==> flow/design.v <==
module alu (Output, CarryOut, zero, overflow, negative, BussA, BussB, ALUControl);
	input [31:0] BussA, BussB;
	input [1:0] ALUControl;
	output zero, overflow, negative, CarryOut;
	wire neg;
	output [31:0] Output;
	reg [31:0] Output;
	wire [31:0] CARRYOUT;
	wire[31:0] AddSubOut, XOROut;
	wire SLTOut;
	wire subtract;
	or (subtract, ALUControl[0], ALUControl[1]);
	assign CarryOut = CARRYOUT[31];
	wire muxOut;
	mux2to1 t1 (.in0(BussB[0]),.in1(~BussB[0]),.s(subtract),.out(muxOut));
	adder  f1 (.a(BussA[0]),.b(muxOut),.cin(subtract),.cout(CARRYOUT[0]),.s(AddSubOut[0]));
	genvar i;
	generate 
	for(i = 1; i < 32; i++) begin : eachAdder
			wire mOut;
			mux2to1 tm (.in0(BussB[i]),.in1(~BussB[i]),.s(subtract),.out(mOut));
			adder  fA (.a(BussA[i]),.b(mOut),.cin(CARRYOUT[i-1]),.cout(CARRYOUT[i]),.s(AddSubOut[i]));
		end
	endgenerate
	xor(overflow, CARRYOUT[31], CARRYOUT[30]);
	assign neg = AddSubOut[31];
	genvar j;
	generate
	for (j = 0; j < 32; j++) begin: eachXOR
			xor(XOROut[j], BussA[j], BussB[j]);
		end
	endgenerate
	xor (SLTOut, overflow, neg); 
	wire [3:0][31:0] outputArray;  
	assign outputArray[0] = AddSubOut;
	assign outputArray[1] = XOROut;
	assign outputArray[2] = AddSubOut;
	assign outputArray[3] = {{31{1'b0}}, SLTOut};
	mux32_4to32 m1(.in(outputArray),.s(ALUControl),.out(Output));
	assign negative = Output[31];
	genvar k;
   wire [30:0] rOut;
	or(rOut[0],Output[1],Output[0]);
	generate 
	for (k = 2; k < 32; k++) begin: eachor	
			or o1(rOut[k-1],rOut[k-2],Output[k]);
		end
	endgenerate
	not n1(zero,rOut[30]);
endmodule 
module adder(a,b,cin,cout,s);
	input a,b,cin;
	output cout,s;
	wire s1,c1,c2,c3;
	xor(s1,a,b);
	xor(s,cin,s1);
	and(c1,a,b);
	and(c2,b,cin);
	and(c3,a,cin);
	or(cout,c1,c2,c3);
endmodule 
module adder32 (Op1,Op2,Sum);
	input [29:0] Op1;
	input [29:0] Op2;
	output[29:0] Sum;	
	reg [29:0] CARRYOUT;
	adder  f1 (.a(Op1[0]),.b(Op2[0]),.cin(1'b0),.cout(CARRYOUT[0]),.s(Sum[0]));
	genvar i;
	generate 
	for(i = 1; i < 30; i++) begin : eachAdder
			wire mOut;
			adder  fA (.a(Op1[i]),.b(Op2[i]),.cin(CARRYOUT[i-1]),.cout(CARRYOUT[i]),.s(Sum[i]));
		end
	endgenerate
endmodule 
module mux2to1 (in0,in1, s,out);
	input  in0,in1;	
	input s;
	output out;
	wire [1:0] inOut;
	wire sNot;
	not (sNot, s);
	and a1 (inOut[0], in0, sNot);
	and a2 (inOut[1], in1, s);
	or o1 (out, inOut[0], inOut[1]);
endmodule
module f2oMux (in,s,out);
	input [3:0]in;
	input [1:0] s;    
	output out;
  wire aOut1, aOut2,aOut3,aOut4;
	and a1(aOut1,s[1],s[0],in[3]);
	and a2(aOut2,s[1],~s[0],in[2]);
	and a3(aOut3,~s[1],s[0],in[1]);
	and a4(aOut4,~s[1],~s[0],in[0]);
	or o1(out,aOut1,aOut2,aOut3,aOut4);
endmodule 
module s2oMux(in,s,out);
	input [15:0]in;
	input [3:0] s;
	reg [3:0] Output;	  
	output out;
	f2oMux m0 (in[3:0], s[1:0],Output[0]);
	f2oMux m1 (in[7:4], s[1:0],Output[1]);
	f2oMux m2 (in[11:8], s[1:0],Output[2]);
	f2oMux m3 (in[15:12], s[1:0],Output[3]);
	f2oMux m4 (Output, s[3:2],out);
endmodule 
module mux30_2to1(Input0, Input1, s,Out);
	input [29:0] Input0;
	input [29:0] Input1;
	input s;
	output [29:0] Out;
	genvar i;
	generate 
		for (i = 0; i<30; i++) begin: eachMux
			mux2to1 m2(.in0(Input0[i]),.in1(Input1[i]),.s(s),.out(Out[i]));
		end
	endgenerate 
endmodule
module mux32_2to1(Input0, Input1, s,Out);
	input [31:0] Input0;
	input [31:0] Input1;
	input s;
	output [31:0] Out;
	genvar i;
	generate 
		for (i = 0; i<32; i++) begin: eachMux
			mux2to1 m2(.in0(Input0[i]),.in1(Input1[i]),.s(s),.out(Out[i]));
		end
	endgenerate 
endmodule
module t2oMux (in,s,out);
	input [31:0] in;
	input [4:0] s;
	reg [1:0] Output;
	output out;
	s2oMux s0(in[15:0],s[3:0],Output[0]);
	s2oMux s1(in[31:16],s[3:0],Output[1]);
	reg aOut1,aOut2;
	and(aOut1,Output[1],s[4]);
	and(aOut2,Output[0],~s[4]);
	or o1(out,aOut1,aOut2);
endmodule 
module mux32_4to32(in,s,out);
	input reg[3:0][31:0]in;
	output [31:0]out;
	input [1:0] s;  
	wire  [31:0][3:0] tempArr;  
	genvar row, colm;
	generate
		for(row = 0; row < 4; row++) begin : eachR
			for(colm = 0; colm < 32; colm++) begin : eachS
				buf R(tempArr[colm][row], in[row][colm]);
			end
		end
	endgenerate
	genvar i;
	generate
		for(i = 0; i < 32; i++) begin : eachM
			f2oMux t0 (tempArr[i],s,out[i]);
		end
	endgenerate
endmodule 
module t2t2tot2Mux(arr,s,out);
	input reg[31:0][31:0]arr;
	output [31:0]out;
	input [4:0] s;  
	wire  [31:0][31:0] tempArr;  
	genvar row, colm;
	generate
		for(row = 0; row < 32; row++) begin : eachR
			for(colm = 0; colm < 32; colm++) begin : eachS
				buf R(tempArr[colm][row], arr[row][colm]);
			end
		end
	endgenerate
	genvar i;
	generate
		for(i = 0; i < 32; i++) begin : eachM
			t2oMux t0 (tempArr[i],s,out[i]);
		end
	endgenerate
endmodule 
module PipelineRegister (in, out, clk, reset);
	output reg [31:0] out;
	input [31:0] in;
	input reset, clk;
	always @(posedge clk)
	if (reset)
		out <= 32'b0;
	else
		out <= in;
endmodule
module PipelineImm (in, out, clk, reset);
	output reg [15:0] out;
	input [15:0] in;
	input reset, clk;
	always @(posedge clk)
	if (reset)
		out <= 16'b0;
	else
		out <= in;
endmodule
module PipelineExecute (in, out, clk, reset);
	output reg [9:0] out;
	input [9:0] in;
	input reset, clk;
	always @(posedge clk)
	if (reset)
		out <= 10'b0;
	else
		out <= in;
endmodule
module PipelineMemory (in, out, clk, reset);
	output reg [7:0] out;
	input [7:0] in;
	input reset, clk;
	always @(posedge clk)
	if (reset)
		out <= 8'b0;
	else
		out <= in;
endmodule
module PipelineWrite (in, out, clk, reset);
	output reg [5:0] out;
	input [5:0] in;
	input reset, clk;
	always @(posedge clk)
	if (reset)
		out <= 6'b0;
	else
		out <= in;
endmodule
module PipelineRegControls (in, out, clk, reset);
	output reg [19:0] out;
	input [19:0] in;
	input reset, clk;
	always @(posedge clk)
	if (reset)
		out <= 20'b0;
	else
		out <= in;
endmodule
module PipelineControls (in, out, clk, reset);
	output reg [10:0] out;
	input [10:0] in;
	input reset, clk;
	always @(posedge clk)
	if (reset)
		out <= 11'b0;
	else
		out <= in;
endmodule
module regfile (ReadData1, ReadData2, WriteData, ReadRegister1, ReadRegister2, WriteRegister, RegWrite, clk);
	input [4:0] ReadRegister1, ReadRegister2, WriteRegister;
	input RegWrite, clk;
	input [31:0] WriteData;
	output [31:0] ReadData1, ReadData2;	
	wire reset = 0;
	wire [31:0] SelectRegister;
	wire [31:0][31:0] routReg;
	wire [31:0] rawData1, rawData2;
	decoder5to32 d1(.in(WriteRegister), .out(SelectRegister), .enable(RegWrite));
	assign routReg[0] = 32'b0;
	genvar i;
	generate 
		for (i = 1;i <32;i++) begin: eachReg32
			reg32 register(.in(WriteData),.out(routReg[i]),.decoderOut(SelectRegister[i]),.reset(reset), .clk(clk));
		end
	endgenerate
   t2t2tot2Mux mux1(.arr(routReg),.s(ReadRegister1),.out(rawData1));
	t2t2tot2Mux mux2(.arr(routReg),.s(ReadRegister2),.out(rawData2));
	assign ReadData1 = (RegWrite && WriteRegister == ReadRegister1 && ReadRegister1 != 5'b00000) ? WriteData : rawData1;
	assign ReadData2 = (RegWrite && WriteRegister == ReadRegister2 && ReadRegister2 != 5'b00000) ? WriteData : rawData2;
endmodule
module reg32 (in, out, decoderOut,reset, clk);
	input reset,clk;
	input decoderOut;   
	input [31:0] in;  
	output reg [31:0] out;
	reg [31:0] d;
	genvar i;
	generate 
		for (i = 0;i <32;i++) begin: eachDff
			mux2to1 m1 (.in0(out[i]), .in1(in[i]),.s(decoderOut),.out(d[i]));
			D_FF dFF(.q(out[i]), .d(d[i]),.reset(reset), .clk(clk));
		end
	endgenerate
endmodule
 module D_FF (q, d, reset, clk);
	output reg q;
	input d, reset, clk;
	always @(posedge clk)
	if (reset)
		q <= 0;  
	else
		q <= d;  
endmodule
module decoder2to4 (in, out, enable);
	input [1:0] in;
	input enable;
	output [3:0]out;
	wire [1:0] notOut;
	not n1(notOut[1], in[1]);
	not n2(notOut[0], in[0]);
	and a0(out[0], enable, notOut[0], notOut[1]);
	and a1(out[1], enable, in[0], notOut[1]);
	and a2(out[2], enable, notOut[0], in[1]);
	and a3(out[3], enable, in[0], in[1]);
endmodule
module decoder3to8 (in,out,enable);
	input [2:0] in;
	input enable;
	output [7:0]out;
	wire [2:0] notOut;
	not n1(notOut[2], in[2]);
	not n2(notOut[1], in[1]);
	not n3(notOut[0], in[0]);
	and a0(out[0], enable, notOut[0], notOut[1], notOut[2]);
	and a1(out[1], enable, in[0], notOut[1],notOut[2]);
	and a2(out[2], enable, notOut[0], in[1],notOut[2]);
	and a3(out[3], enable, in[0], in[1], notOut[2]);
	and a4(out[4], enable, notOut[0],notOut[1],in[2]);
	and a5(out[5], enable, in[0],notOut[1],in[2]);
	and a6(out[6], enable, notOut[0], in[1], in[2]);
	and a7(out[7], enable, in[0], in[1], in[2]);
endmodule
module decoder5to32 (in, out, enable);
	input [4:0] in;
	input enable;
	output [31:0] out;
	wire [3:0] enableOut;
	decoder3to8 d1 (in[2:0], out[7:0], enableOut[0]);
	decoder3to8 d2 (in[2:0], out[15:8], enableOut[1]);
	decoder3to8 d3 (in[2:0], out[23:16], enableOut[2]);
	decoder3to8 d4 (in[2:0], out[31:24], enableOut[3]);
	decoder2to4 d5 (in[4:3], enableOut, enable);
endmodule
module Control (Instr, RegDst, WriteRegister, ALUSrc, MemToReg, RegWr, MemWr, Branch, 
						Jump, JR, ALUCntrl, ZeroExt, Rs, Rt, Rd, xRs, xRt, Imm16, TargetInstr);
	input [31:0] Instr;
	reg [5:0] Funct;
	reg [5:0] Opcode;
	output reg RegDst, ALUSrc, MemToReg, RegWr, MemWr, Branch, JR, ZeroExt, xRs, xRt;
	output reg Jump;
	output reg [1:0] ALUCntrl;
	output reg [4:0] Rs, Rt, Rd, WriteRegister;
	output reg [15:0] Imm16;
	output reg [25:0] TargetInstr;
	assign Rs = Instr[25:21];	
	assign Rt = Instr[20:16];
	assign Rd = Instr[15:11];
	assign Imm16 = Instr[15:0];
	assign TargetInstr = Instr[25:0];
	always @(*) begin
		Funct = Instr[5:0];
		Opcode = Instr[31:26];
		RegDst = 0;
		WriteRegister = 5'b00000;
		ALUSrc = 0;
		MemToReg = 0;
		RegWr = 0;
		MemWr = 0;
		Branch = 0;
		Jump = 0;
		ALUCntrl = 2'b00;
		JR = 0;
		ZeroExt = 0;
		xRs = 0;
		xRt = 0;
		if (Opcode == 6'b000000) begin
			case (Funct)
				6'b100000  : begin 
								 RegDst = 1;
								 WriteRegister = Rd; 
								 RegWr = 1; 
								 ALUCntrl = 2'b00;
							 end  
				6'b100010  : begin 
								 RegDst = 1; 
								 WriteRegister = Rd;
								 RegWr = 1;
								 ALUCntrl = 2'b10;
							 end  
				6'b001000  : begin
								 Jump = 1; 
								 JR = 1; 
								 xRt = 1; 
							 end  
				6'b101010  : begin 
								 RegDst = 1; 
								 WriteRegister = Rd;
								 RegWr = 1; 
								 ALUCntrl = 2'b11;
							 end  
				default;
			endcase
		end
		case (Opcode)
			6'b100011  : begin
							 WriteRegister = Rt;
							 ALUSrc = 1; 
							 MemToReg = 1; 
							 RegWr = 1; 
							 ALUCntrl = 2'b00;
							 xRt = 1; 
						 end  
			6'b101011  : begin 
							 ALUSrc = 1; 
							 MemWr = 1; 
							 ALUCntrl = 2'b00;
						 end  
			6'b000101  : begin 
							 Branch = 1; 
							 ALUCntrl = 2'b10;
						 end  
			6'b001110  : begin 
							 WriteRegister = Rt;
							 ALUSrc = 1; 
							 RegWr = 1; 
							 ALUCntrl = 2'b01;
							 ZeroExt = 1; 
							 xRt = 1;
						 end  
			6'b000010  : begin 
							 Jump = 1; 
							 JR = 0; 
							 xRs = 1;
							 xRt = 1; 
						 end  
			default;
		endcase
	end
endmodule
module Forward (Rs, Rt, xRs, xRt, PortA, PortB, DataA, DataB, ALUData, MemData, ForwardA, ForwardB);
	input xRs, xRt;
	input [4:0] Rs, Rt, PortA, PortB;
	input [31:0] DataA, DataB, ALUData, MemData;
	output reg [31:0] ForwardA, ForwardB;
	always @(*) begin
		if (Rs == 5'b00000)
			ForwardA = DataA;
		else if (Rs == PortA && !xRs)
			ForwardA = ALUData;
		else if (Rs == PortB && !xRs)
			ForwardA = MemData;
		else 
			ForwardA = DataA;
	end
	always @(*) begin
		if (Rt == 5'b00000)
			ForwardB = DataB;
		else if (Rt == PortA && !xRt)
			ForwardB = ALUData;
		else if (Rt == PortB && !xRt)
			ForwardB = MemData;
		else 
			ForwardB = DataB;
	end
endmodule
module AcceleratedBranch (DataA, DataB, Zero);
	input [31:0] DataA, DataB;
	output reg Zero;
	wire [31:0] Equivalency;
	wire [7:0] Equiv;
	wire [1:0] ZeroTest;
	assign Equivalency = DataA ^ DataB;
	always @(*) begin
		case(Equivalency)
			32'b0 : Zero = 1;
			default : Zero = 0;
		endcase
	end
endmodule
module CheckBranch (Opcode, AccBranch);
	input [5:0] Opcode;
	output AccBranch;
	wire [5:0] Branch;
	assign Branch = 6'b000101;
	wire [5:0] Cmp;
	genvar i;
	generate
		for (i = 0; i < 6; i++) begin : eachXor
			xor each_xor(Cmp[i], Opcode[i], Branch[i]);
		end
	endgenerate
	nor n(AccBranch, Cmp[0], Cmp[1], Cmp[2], Cmp[3], Cmp[4], Cmp[5]);
endmodule
module FetchUnit(Branch, Zero, Jump, JR, TargetInstr, Regrs, Imm16, Instr, Address, InstrIn, clk, reset);
	input Branch,Zero,JR, Jump, clk,reset;
	input [15:0] Imm16;
	input [25:0] TargetInstr;
	input [31:0] Regrs;
	output [31:0] Instr;	
	output [31:0] Address;
	input [31:0] InstrIn;
	wire [29:0] PC;
	wire [29:0] temp_PC;
	wire [29:0] Jumpaddress; 
	wire bez;
	and a1(bez, Branch, ~Zero);
	wire [29:0] immExtened; 
	wire [29:0] pcNew;
	assign Address[1:0] = 2'b0;
	mux30_2to1 mBez(.Input0({29'b0,1'b1}),.Input1({{14{Imm16[15]}},Imm16[15:0]}),
						 .s(bez),.Out(immExtened));
	adder32 ad1(.Op1(PC),.Op2(immExtened),.Sum(pcNew));
	mux30_2to1 mBJr(.Input0({PC[29:26], TargetInstr[25:0]}),
	                .Input1(Regrs[31:2]),.s(JR),.Out(Jumpaddress));
	mux30_2to1 mJump(.Input0(pcNew),.Input1(Jumpaddress),
						  .s(Jump),.Out(temp_PC));
   genvar i;
	generate
		for ( i = 0; i<30;i++) begin: eachDFF
			D_FF d(.q(PC[i]),.d(temp_PC[i]),.reset(reset),.clk(clk));
		end
	endgenerate
	assign Address [31:2] = PC[29:0]; 
	assign Instr = InstrIn;
endmodule 
module MIPS(clk, reset, imem_addr, imem_data, dmem_addr, dmem_wdata, dmem_we, dmem_rdata);
	input clk, reset;
	output [31:0] imem_addr;
	input [31:0] imem_data;
	output [31:0] dmem_addr, dmem_wdata;
	output dmem_we;
	input [31:0] dmem_rdata;
	wire [31:0] Instr;
	wire RegDst, ALUSrc, MemToReg, RegWr, MemWr, Branch, Jump, JR, ZeroExt, xRt, xRs, AccZero, AccBranch;
	wire [1:0] ALUCntrl;
	wire [4:0] Rs, Rt, Rd, WriteRegister;
	wire [31:0] WriteData;
	wire [31:0] ReadData1, ReadData2;
	wire [31:0] BussB;
	wire zero, overflow, CarryOut, negative;
	wire [15:0] Imm16;
	wire [31:0] Extended;
	wire [25:0] TargetInstr;
	wire [31:0] ForwardA, ForwardB;
	wire [31:0] p_Instr;
	wire [15:0] p_Imm16;
	wire p_AccBranch;
	wire ex_MemToReg, ex_RegWr, ex_MemWr;
	wire [1:0] ex_ALUCntrl;
	wire [4:0] ex_WriteRegister;
	wire [15:0] ex_Imm16;
	wire [31:0] ex_ReadData1, ex_ReadData2, ex_BussB;
	wire [31:0] ex_ALUOut;	
	wire mem_MemToReg, mem_RegWr, mem_MemWr;
	wire [4:0] mem_WriteRegister;
	wire [31:0] mem_ReadData2;
	wire [31:0] mem_ALUOut, mem_MemOut;
	wire wr_RegWr;
	wire [4:0] wr_WriteRegister;
	wire [31:0] wr_WriteData;
	FetchUnit Fetch1(.Branch(p_AccBranch), .Zero(AccZero), .Jump(Jump), .JR(JR), .TargetInstr(TargetInstr), 
						  .Regrs(ForwardA), .Imm16(p_Imm16), .Instr, .Address(imem_addr), .InstrIn(imem_data), .clk, .reset);
	CheckBranch CheckAccBranch(.Opcode(Instr[31:26]), .AccBranch);
   PipelineRegister InstrReg (.in(Instr), .out(p_Instr), .clk, .reset);
   PipelineImm Imm16Reg (.in(Instr[15:0]), .out(p_Imm16), .clk, .reset);
	D_FF BranchReg (.q(p_AccBranch), .d(AccBranch),.reset, .clk);
	regfile reg1(.ReadData1, .ReadData2, .WriteData(wr_WriteData), 
			  .ReadRegister1(Rs), .ReadRegister2(Rt), .WriteRegister(wr_WriteRegister),
			  .RegWrite(wr_RegWr), .clk(clk));
	Control cntrl (.Instr(p_Instr), .RegDst, .WriteRegister, .ALUSrc, .MemToReg, .RegWr, .MemWr, .Branch, 
						.Jump, .JR, .ALUCntrl, .ZeroExt, .Rs, .Rt, .Rd, .xRs, .xRt, .Imm16, .TargetInstr);
	Extend Ext1(.Imm16, .Extended, .Ext(ZeroExt));
	mux32_2to1 alusrc(.Input0(ForwardB),.Input1(Extended),.s(ALUSrc),.Out(BussB));
	Forward forCntrl (.Rs, .Rt, .xRs, .xRt, .PortA(ex_WriteRegister), .PortB(mem_WriteRegister), .DataA(ReadData1), 
							.DataB(ReadData2), .ALUData(ex_ALUOut), .MemData(WriteData), .ForwardA, .ForwardB);
	AcceleratedBranch BranchZero (.DataA(ForwardA), .DataB(ForwardB), .Zero(AccZero));
	PipelineRegister ReadReg1 (.in(ForwardA), .out(ex_ReadData1), .clk, .reset);
	PipelineRegister ReadReg2 (.in(ForwardB), .out(ex_ReadData2), .clk, .reset);
	PipelineRegister ALUBBussB (.in(BussB), .out(ex_BussB), .clk, .reset);
	PipelineExecute PipeExe (.in({MemToReg, RegWr, MemWr, ALUCntrl, WriteRegister}),
										 .out({ex_MemToReg, ex_RegWr, ex_MemWr, ex_ALUCntrl,
												ex_WriteRegister}), .clk, .reset);
	alu alu1(.Output(ex_ALUOut), .CarryOut, .zero, .overflow,
		 .negative, .BussA(ex_ReadData1), .BussB(ex_BussB), .ALUControl(ex_ALUCntrl));
	PipelineRegister ExeALUOut (.in(ex_ALUOut), .out(mem_ALUOut), .clk, .reset);
	PipelineRegister ExeDataB (.in(ex_ReadData2), .out(mem_ReadData2), .clk, .reset);
	PipelineMemory PipeMem (.in({ex_MemToReg, ex_RegWr, ex_MemWr, ex_WriteRegister}),
									.out({mem_MemToReg, mem_RegWr, mem_MemWr, mem_WriteRegister}), .clk, .reset);
   assign dmem_addr = mem_ALUOut;
   assign dmem_wdata = mem_ReadData2;
   assign dmem_we = mem_MemWr;
   assign mem_MemOut = dmem_rdata;
	mux32_2to1 mem2reg(.Input0(mem_ALUOut),.Input1(mem_MemOut), .s(mem_MemToReg),.Out(WriteData));
	PipelineRegister WriteReg (.in(WriteData), .out(wr_WriteData), .clk, .reset);
	PipelineWrite PipeWr (.in({mem_RegWr, mem_WriteRegister}), 
								 .out({wr_RegWr, wr_WriteRegister}), .clk, .reset);
endmodule
module Extend (Imm16, Extended, Ext);
	input [15:0] Imm16;
	input Ext;
	output reg [31:0] Extended;
	reg [31:0] SE, ZE;
	assign SE[31:0] = {{16{Imm16[15]}},Imm16[15:0]};
	assign ZE[31:0] = {16'b0,Imm16[15:0]};
	always @(*) begin
		case (Ext)
			0 : Extended = SE;
		   1 : Extended = ZE;
			default;
		endcase
	end
endmodule
=== From RTL to reports: MIPS ===
Each step is given for the RTL above and for the edited RTL.
Lines under "unedited" count in the file above, lines under "edited" in the edited file.
"change": "edited" minus "unedited" as printed here. "rel. change": 100 x difference / "unedited".
Operators carry their Yosys type and port widths (W data, S select, Z words).
Cell names lack the library's common part.
A cell with n/a has no value.

* Top: MIPS
* Clock: clk
* Cell library: sky130hd
* Library corner: tt_025C_1v80

=== The edit ===
The edit as a unified diff against the file above.
The edit is scripted: it alters the design's behaviour and was not made to optimise anything.

<pre>
@@ -580,5 +580,8 @@
 		 .negative, .BussA(ex_ReadData1), .BussB(ex_BussB), .ALUControl(ex_ALUCntrl));
 	PipelineRegister ExeALUOut (.in(ex_ALUOut), .out(mem_ALUOut), .clk, .reset);
-	PipelineRegister ExeDataB (.in(ex_ReadData2), .out(mem_ReadData2), .clk, .reset);
+	wire [31:0] mem_ReadData2_a, mem_ReadData2_b;
+	PipelineRegister ExeDataB (.in(ex_ReadData2), .out(mem_ReadData2_a), .clk, .reset);
+	PipelineRegister ExeDataB_x (.in(~ex_ReadData2), .out(mem_ReadData2_b), .clk(clk), .reset(reset));
+	assign mem_ReadData2 = mem_ReadData2_a ^ mem_ReadData2_b;
 	PipelineMemory PipeMem (.in({ex_MemToReg, ex_RegWr, ex_MemWr, ex_WriteRegister}),
 									.out({mem_MemToReg, mem_RegWr, mem_MemWr, mem_WriteRegister}), .clk, .reset);
</pre>

=== Word-level counts ===
Source: Yosys, flattened and elaborated, memories not mapped. Widths are those after wreduce; folded enables and synchronous resets count as part of the registers. Registers that Yosys merges into a memory's read port (data or address) are not register bits. Print and check cells do not count. Equal cells are merged and count once.

{| class="wikitable"
|+ Word-level totals
! what !! unedited !! edited !! change !! rel. change (%)
|-
| register bits after elaboration || 1287 || 1319 || +32 || +2.49
|-
| bits of input ports || 66 || 66 || 0 || 0.00
|-
| elaborated cells || 9904 || 9907 || +3 || +0.03
|}

{| class="wikitable"
|+ Operators by class
! what !! unedited !! edited !! change !! rel. change (%)
|-
| reductions and logical operators || 21 || 21 || 0 || 0.00
|-
| eq/ne operators || 15 || 15 || 0 || 0.00
|-
| muxes and demuxes || 29 || 29 || 0 || 0.00
|-
| bitwise gates (word level) || 8805 || 8807 || +2 || +0.02
|}

{| class="wikitable"
|+ Operators by type and width
! cell !! unedited !! edited !! change !! rel. change (%)
|-
| $xor A32 B32 Y32 || 1 || 2 || +1 || +100.00
|-
| $not A32 Y32 || 0 || 1 || +1 || n/a
|-
| $and A1 B1 Y1 || 5296 || 5296 || 0 || 0.00
|-
| $or A1 B1 Y1 || 3260 || 3260 || 0 || 0.00
|-
| $xor A1 B1 Y1 || 157 || 157 || 0 || 0.00
|-
| $not A1 Y1 || 91 || 91 || 0 || 0.00
|-
| $mux W1 || 14 || 14 || 0 || 0.00
|-
| $logic_and A1 B1 Y1 || 8 || 8 || 0 || 0.00
|-
| $mux W32 || 8 || 8 || 0 || 0.00
|-
| $eq A5 B5 Y1 || 6 || 6 || 0 || 0.00
|-
| $eq A6 B6 Y1 const B || 5 || 5 || 0 || 0.00
|-
| $mux W5 || 3 || 3 || 0 || 0.00
|-
| $reduce_or A3 Y1 || 3 || 3 || 0 || 0.00
|-
| $eq A6 B4 Y1 const B || 2 || 2 || 0 || 0.00
|-
| $logic_not A1 Y1 || 2 || 2 || 0 || 0.00
|-
| $logic_not A5 Y1 || 2 || 2 || 0 || 0.00
|-
| $reduce_bool A5 Y1 || 2 || 2 || 0 || 0.00
|-
| $reduce_or A2 Y1 || 2 || 2 || 0 || 0.00
|-
| $eq A6 B2 Y1 const B || 1 || 1 || 0 || 0.00
|-
| $eq A6 B3 Y1 const B || 1 || 1 || 0 || 0.00
|-
| $logic_not A32 Y1 || 1 || 1 || 0 || 0.00
|-
| $logic_not A6 Y1 || 1 || 1 || 0 || 0.00
|-
| $mux W2 || 1 || 1 || 0 || 0.00
|-
| $pmux W2 S2 || 1 || 1 || 0 || 0.00
|-
| $pmux W2 S3 || 1 || 1 || 0 || 0.00
|-
| $pmux W32 S2 || 1 || 1 || 0 || 0.00
|}

=== Longest topological paths ===
Longest topological path by Yosys (ltp), each cell counted once; first at word level (registers and memories cut), then after technology mapping (sequential cells cut; the memories' decode and read muxes count).

{| class="wikitable"
|+ Depth
! what !! unedited !! edited !! change !! rel. change (%)
|-
| word-level depth || 203 || 203 || 0 || 0.00
|-
| ABC_AREA || 0 || 0 || n/a || n/a
|-
| gate-level depth with buffers || 85 || 82 || -3 || -3.53
|-
| gate-level depth less buffers || 81 || 80 || -1 || -1.23
|}

=== Synthesis result ===
Source: synth_stat.txt of the flow (Yosys; design flattened, memories mapped). It holds for the ABC_AREA given above (unset counts as 0); a run with the other value may have another netlist.

{| class="wikitable"
|+ Cells by type
! type !! unedited !! edited !! change !! rel. change (%)
|-
| xor2_1 || 53 || 88 || +35 || +66.04
|-
| o221ai_1 || 19 || 52 || +33 || +173.68
|-
| dfxtp_1 || 279 || 311 || +32 || +11.47
|-
| nor2b_1 || 120 || 146 || +26 || +21.67
|-
| nand2_1 || 176 || 151 || -25 || -14.20
|-
| nand3_1 || 58 || 34 || -24 || -41.38
|-
| mux2i_1 || 255 || 239 || -16 || -6.27
|-
| a22oi_1 || 82 || 66 || -16 || -19.51
|-
| mux2_2 || 81 || 65 || -16 || -19.75
|-
| nand2b_1 || 15 || 31 || +16 || +106.67
|-
| and2_1 || 31 || 18 || -13 || -41.94
|-
| clkbuf_1 || 123 || 135 || +12 || +9.76
|-
| a21oi_1 || 113 || 125 || +12 || +10.62
|-
| and3_1 || 17 || 6 || -11 || -64.71
|-
| buf_4 || 121 || 111 || -10 || -8.26
|-
| nand4_1 || 19 || 11 || -8 || -42.11
|-
| nor2_1 || 307 || 300 || -7 || -2.28
|-
| nand3b_1 || 1 || 8 || +7 || +700.00
|}

The list need not be complete.

{| class="wikitable"
|+ Synthesis totals
! what !! unedited !! edited !! change !! rel. change (%)
|-
| mapped cells || 4013 || 4054 || +41 || +1.02
|-
| buffer cells || 356 || 357 || +1 || +0.28
|-
| flip-flop cells || 1271 || 1303 || +32 || +2.52
|-
| synthesis area (µm²) || 60055.1 || 60940.9 || +885.8 || +1.47
|}

By module: a second synthesis without flattening, with its own total; a netlist apart from the flattened one above.

{| class="wikitable"
|+ Unflattened totals
! what !! unedited !! edited !! change !! rel. change (%)
|-
| cell total of the unflattened synthesis || 5192 || 5323 || +131 || +2.52
|-
| area (unflattened synthesis) (µm²) || 82247.6 || 83511.3 || +1263.7 || +1.54
|}

Each row is one instance without its submodules.

{| class="wikitable"
|+ By module, unedited
! module !! area (µm²) !! sequential area (µm²) !! cells !! times used
|-
| D_FF || 33.8 || 20.0 || 2 || 1023
|-
| mux2to1 || 15.0 || 0.0 || 1 || 1178
|-
| f2oMux || 22.5 || 0.0 || 1 || 672
|-
| PipelineRegister || 863.3 || 640.6 || 67 || 7
|-
| Forward || 1806.7 || 0.0 || 194 || 1
|-
| adder || 20.0 || 0.0 || 1 || 62
|-
| regfile || 1143.6 || 0.0 || 91 || 1
|-
| t2oMux || 15.0 || 0.0 || 1 || 64
|-
| Control || 749.5 || 0.0 || 104 || 1
|-
| alu || 508.0 || 0.0 || 80 || 1
|-
| PipelineImm || 464.2 || 320.3 || 33 || 1
|-
| decoder3to8 || 96.3 || 0.0 || 8 || 4
|-
| AcceleratedBranch || 346.6 || 0.0 || 43 || 1
|-
| FetchUnit || 276.5 || 0.0 || 37 || 1
|}

unedited: Modules not listed: 15.

{| class="wikitable"
|+ By module, edited
! module !! area (µm²) !! sequential area (µm²) !! cells !! times used
|-
| D_FF || 33.8 || 20.0 || 2 || 1023
|-
| mux2to1 || 15.0 || 0.0 || 1 || 1178
|-
| f2oMux || 22.5 || 0.0 || 1 || 672
|-
| PipelineRegister || 863.3 || 640.6 || 67 || 8
|-
| Forward || 1806.7 || 0.0 || 194 || 1
|-
| adder || 20.0 || 0.0 || 1 || 62
|-
| regfile || 1143.6 || 0.0 || 91 || 1
|-
| t2oMux || 15.0 || 0.0 || 1 || 64
|-
| Control || 749.5 || 0.0 || 104 || 1
|-
| alu || 508.0 || 0.0 || 80 || 1
|-
| PipelineImm || 464.2 || 320.3 || 33 || 1
|-
| MIPS || 400.4 || 0.0 || 64 || 1
|-
| decoder3to8 || 96.3 || 0.0 || 8 || 4
|-
| AcceleratedBranch || 346.6 || 0.0 || 43 || 1
|}

edited: Modules not listed: 15.

=== Path before layout ===
OpenSTA on the mapped netlist: ideal clock, no wires. The path of least setup slack (recovery checks aside). Input and output delay are each 20% of the period. Register names are those of the netlist, which keeps one name where synthesis merged equal registers.

{| class="wikitable"
|+ Path post-synthesis
! what !! unedited !! edited !! change !! rel. change (%)
|-
| path type || register to register || register to register || n/a || n/a
|-
| from || reg PipeExe.out[5] || reg PipeExe.out[5] || n/a || n/a
|-
| to || reg (name not given) || reg (name not given) || n/a || n/a
|-
| path delay (ps) || 25749 || 25769 || +20 || +0.08
|-
| buffers on the path || 4 || 2 || -2 || -50.00
|-
| launch time at the first pin (ps) || 0 || 0 || 0 || n/a
|-
| period (ps) || 24000 || 24000 || 0 || 0.00
|-
| arrival (ps) || 25616 || 25642 || +26 || +0.10
|-
| setup slack (ps) || -1749 || -1770 || -21 || n/a
|-
| stages on the path || 82 || 81 || -1 || -1.22
|-
| period reached after synthesis (ps) || 25749 || 25770 || +21 || +0.08
|}

"path delay" = arrival - input delay + setup time.
"stages on the path": output pins that drive a net of the path, with the launching flip-flop's if there is one; two outputs of one cell count as two.
"period reached after synthesis" = period - worst setup slack (recovery checks aside). The figure is calculated, with input and output delays left at 20% of the set period.

Between the ends, post-synthesis, unedited:
* Cell sequence: dfxtp_1 clkbuf_1 clkbuf_1 clkbuf_1 nor2_1 buf_1 xor2_1 fa_1 fa_1 inv_1 fa_1 fa_1 fa_1 fa_1 fa_1 fa_1 fa_1 fa_1 [46 not listed] inv_1 fa_1 fa_1 fa_1 fa_1 fa_1 fa_1 fa_1 fa_1 fa_1 fa_1 fa_1 fa_1 fa_1 fa_1 xnor2_1 a2111oi_0 nor3b_1

{| class="wikitable"
|+ RTL lines, path post-synthesis, unedited
! what !! RTL line !! RTL
|-
| start, declared || 206 || <nowiki>output reg [9:0] out;</nowiki>
|-
| start, assigned || 211 || <nowiki>out <= 10'b0;</nowiki>
|-
| start, assigned || 213 || <nowiki>out <= in;</nowiki>
|}

unedited: No chain of elaborated cells between the ends is given.

Between the ends, post-synthesis, edited:
* Cell sequence: dfxtp_1 clkbuf_1 nor2_1 buf_1 xor2_1 fa_1 fa_1 inv_1 fa_1 fa_1 fa_1 fa_1 fa_1 fa_1 fa_1 fa_1 fa_1 fa_1 [45 not listed] fa_1 fa_1 fa_1 fa_1 fa_1 fa_1 fa_1 fa_1 fa_1 fa_1 fa_1 fa_1 fa_1 fa_1 xnor2_1 a2111o_1 o21ai_0 or3b_1

{| class="wikitable"
|+ RTL lines, path post-synthesis, edited
! what !! RTL line !! RTL
|-
| start, declared || 206 || <nowiki>output reg [9:0] out;</nowiki>
|-
| start, assigned || 211 || <nowiki>out <= 10'b0;</nowiki>
|-
| start, assigned || 213 || <nowiki>out <= in;</nowiki>
|}

edited: No chain of elaborated cells between the ends is given.

=== Path in the finished layout ===
Path of least setup slack in the final report of each run of pair 1 (OpenROAD, finished layout, wires in). Where an end is a register, its clock arrival counts in the times.
The report prints the path's times to 10 ps; the period is as set.

{| class="wikitable"
|+ Path after layout
! what !! unedited !! edited !! change !! rel. change (%)
|-
| path type || register to register || register to register || n/a || n/a
|-
| from || reg ALUBBussB.out[0] || reg PipeExe.out[6] || n/a || n/a
|-
| to || reg (name not given) || reg (name not given) || n/a || n/a
|-
| arrival (ps) || 24150 || 24040 || -110 || -0.46
|-
| setup slack (ps) || 510 || 630 || +120 || n/a
|-
| buffers on the path || 2 || 1 || -1 || -50.00
|-
| stages on the path || 82 || 80 || -2 || -2.44
|-
| period (ps) || 24000 || 24000 || 0 || 0.00
|-
| launch time at the first pin (ps) || 770 || 790 || +20 || +2.60
|}

Between the ends, after layout, unedited:
* Cell sequence: dfxtp_1 o31ai_2 buf_4 fa_2 fa_1 inv_1 fa_2 fa_2 fa_2 fa_2 fa_2 fa_2 fa_2 fa_2 fa_2 fa_2 fa_2 fa_2 [46 not listed] fa_2 fa_2 fa_2 fa_2 fa_2 fa_2 fa_2 fa_2 fa_2 fa_2 fa_2 fa_2 o21ai_1 nor2_1 a21oi_1 nor2_1 o21ai_1 nor3b_1

{| class="wikitable"
|+ RTL lines, path after layout, unedited
! what !! RTL line !! RTL
|-
| start, declared || 186 || <nowiki>output reg [31:0] out;</nowiki>
|-
| start, assigned || 191 || <nowiki>out <= 32'b0;</nowiki>
|-
| start, assigned || 193 || <nowiki>out <= in;</nowiki>
|}

unedited: No chain of elaborated cells between the ends is given.

Between the ends, after layout, edited:
* Cell sequence: dfxtp_4 nor2_4 xor2_2 fa_2 fa_1 inv_1 fa_2 fa_2 fa_2 fa_2 fa_2 fa_2 fa_2 fa_2 fa_2 fa_2 fa_2 fa_2 [44 not listed] fa_2 fa_2 fa_2 fa_2 fa_2 fa_2 fa_2 fa_2 fa_2 fa_2 fa_2 fa_2 fa_2 fa_2 xnor2_2 a2111o_1 o21ai_0 or3b_1

{| class="wikitable"
|+ RTL lines, path after layout, edited
! what !! RTL line !! RTL
|-
| start, declared || 206 || <nowiki>output reg [9:0] out;</nowiki>
|-
| start, assigned || 211 || <nowiki>out <= 10'b0;</nowiki>
|-
| start, assigned || 213 || <nowiki>out <= in;</nowiki>
|}

edited: No chain of elaborated cells between the ends is given.

=== Layout results ===
Both versions went through the flow (Yosys, OpenROAD) with the same settings in each pair. Constraints: input delay and output delay 20% of the set period each, output load 0.01 pF.

Flow settings, pair 1:
* CORE_UTILIZATION: 40
* period_ns: 24.0
* CAP_MARGIN: 20
* CORE_MARGIN: 2
* SLEW_MARGIN: 20

{| class="wikitable"
|+ Results, pair 1
! what !! unedited !! edited !! change !! rel. change (%)
|-
| area of the synthesized netlist (µm²) || 60055.1 || 60940.9 || +885.8 || +1.47
|-
| lowest setup slack (ps) || 510 || 632 || +122 || n/a
|-
| post-route utilization || 0.459 || 0.459 || 0.000 || n/a
|-
| setup total negative slack (ps) || 0 || 0 || 0 || n/a
|-
| total power of the final layout (µW) || 5343 || 5467 || +124 || +2.32
|-
| full die area (µm²) || 153253.0 || 155492.0 || +2239.0 || +1.46
|}

Flow settings, pair 2:
* CAP_MARGIN: 15
* CORE_UTILIZATION: 29
* GPL_TIMING_DRIVEN: 0
* PLACE_DENSITY_LB_ADDON: 0.16
* SETUP_SLACK_MARGIN: -0.79
* period_ns: 15.3
* CORE_MARGIN: 2
* SLEW_MARGIN: 20

{| class="wikitable"
|+ Results, pair 2
! what !! unedited !! edited !! change !! rel. change (%)
|-
| area of the synthesized netlist (µm²) || 60055.1 || 60940.9 || +885.8 || +1.47
|-
| lowest setup slack (ps) || -8896 || -9188 || -292 || n/a
|-
| post-route utilization || 0.355 || 0.356 || +0.001 || n/a
|-
| setup total negative slack (ps) || -112959 || -122518 || -9559 || n/a
|-
| total power of the final layout (µW) || 9000 || 9285 || +285 || +3.17
|-
| full die area (µm²) || 210741.0 || 213823.0 || +3082.0 || +1.46
|}

"total power of the final layout": no workload was simulated; the value follows from the tool's default switching activity.
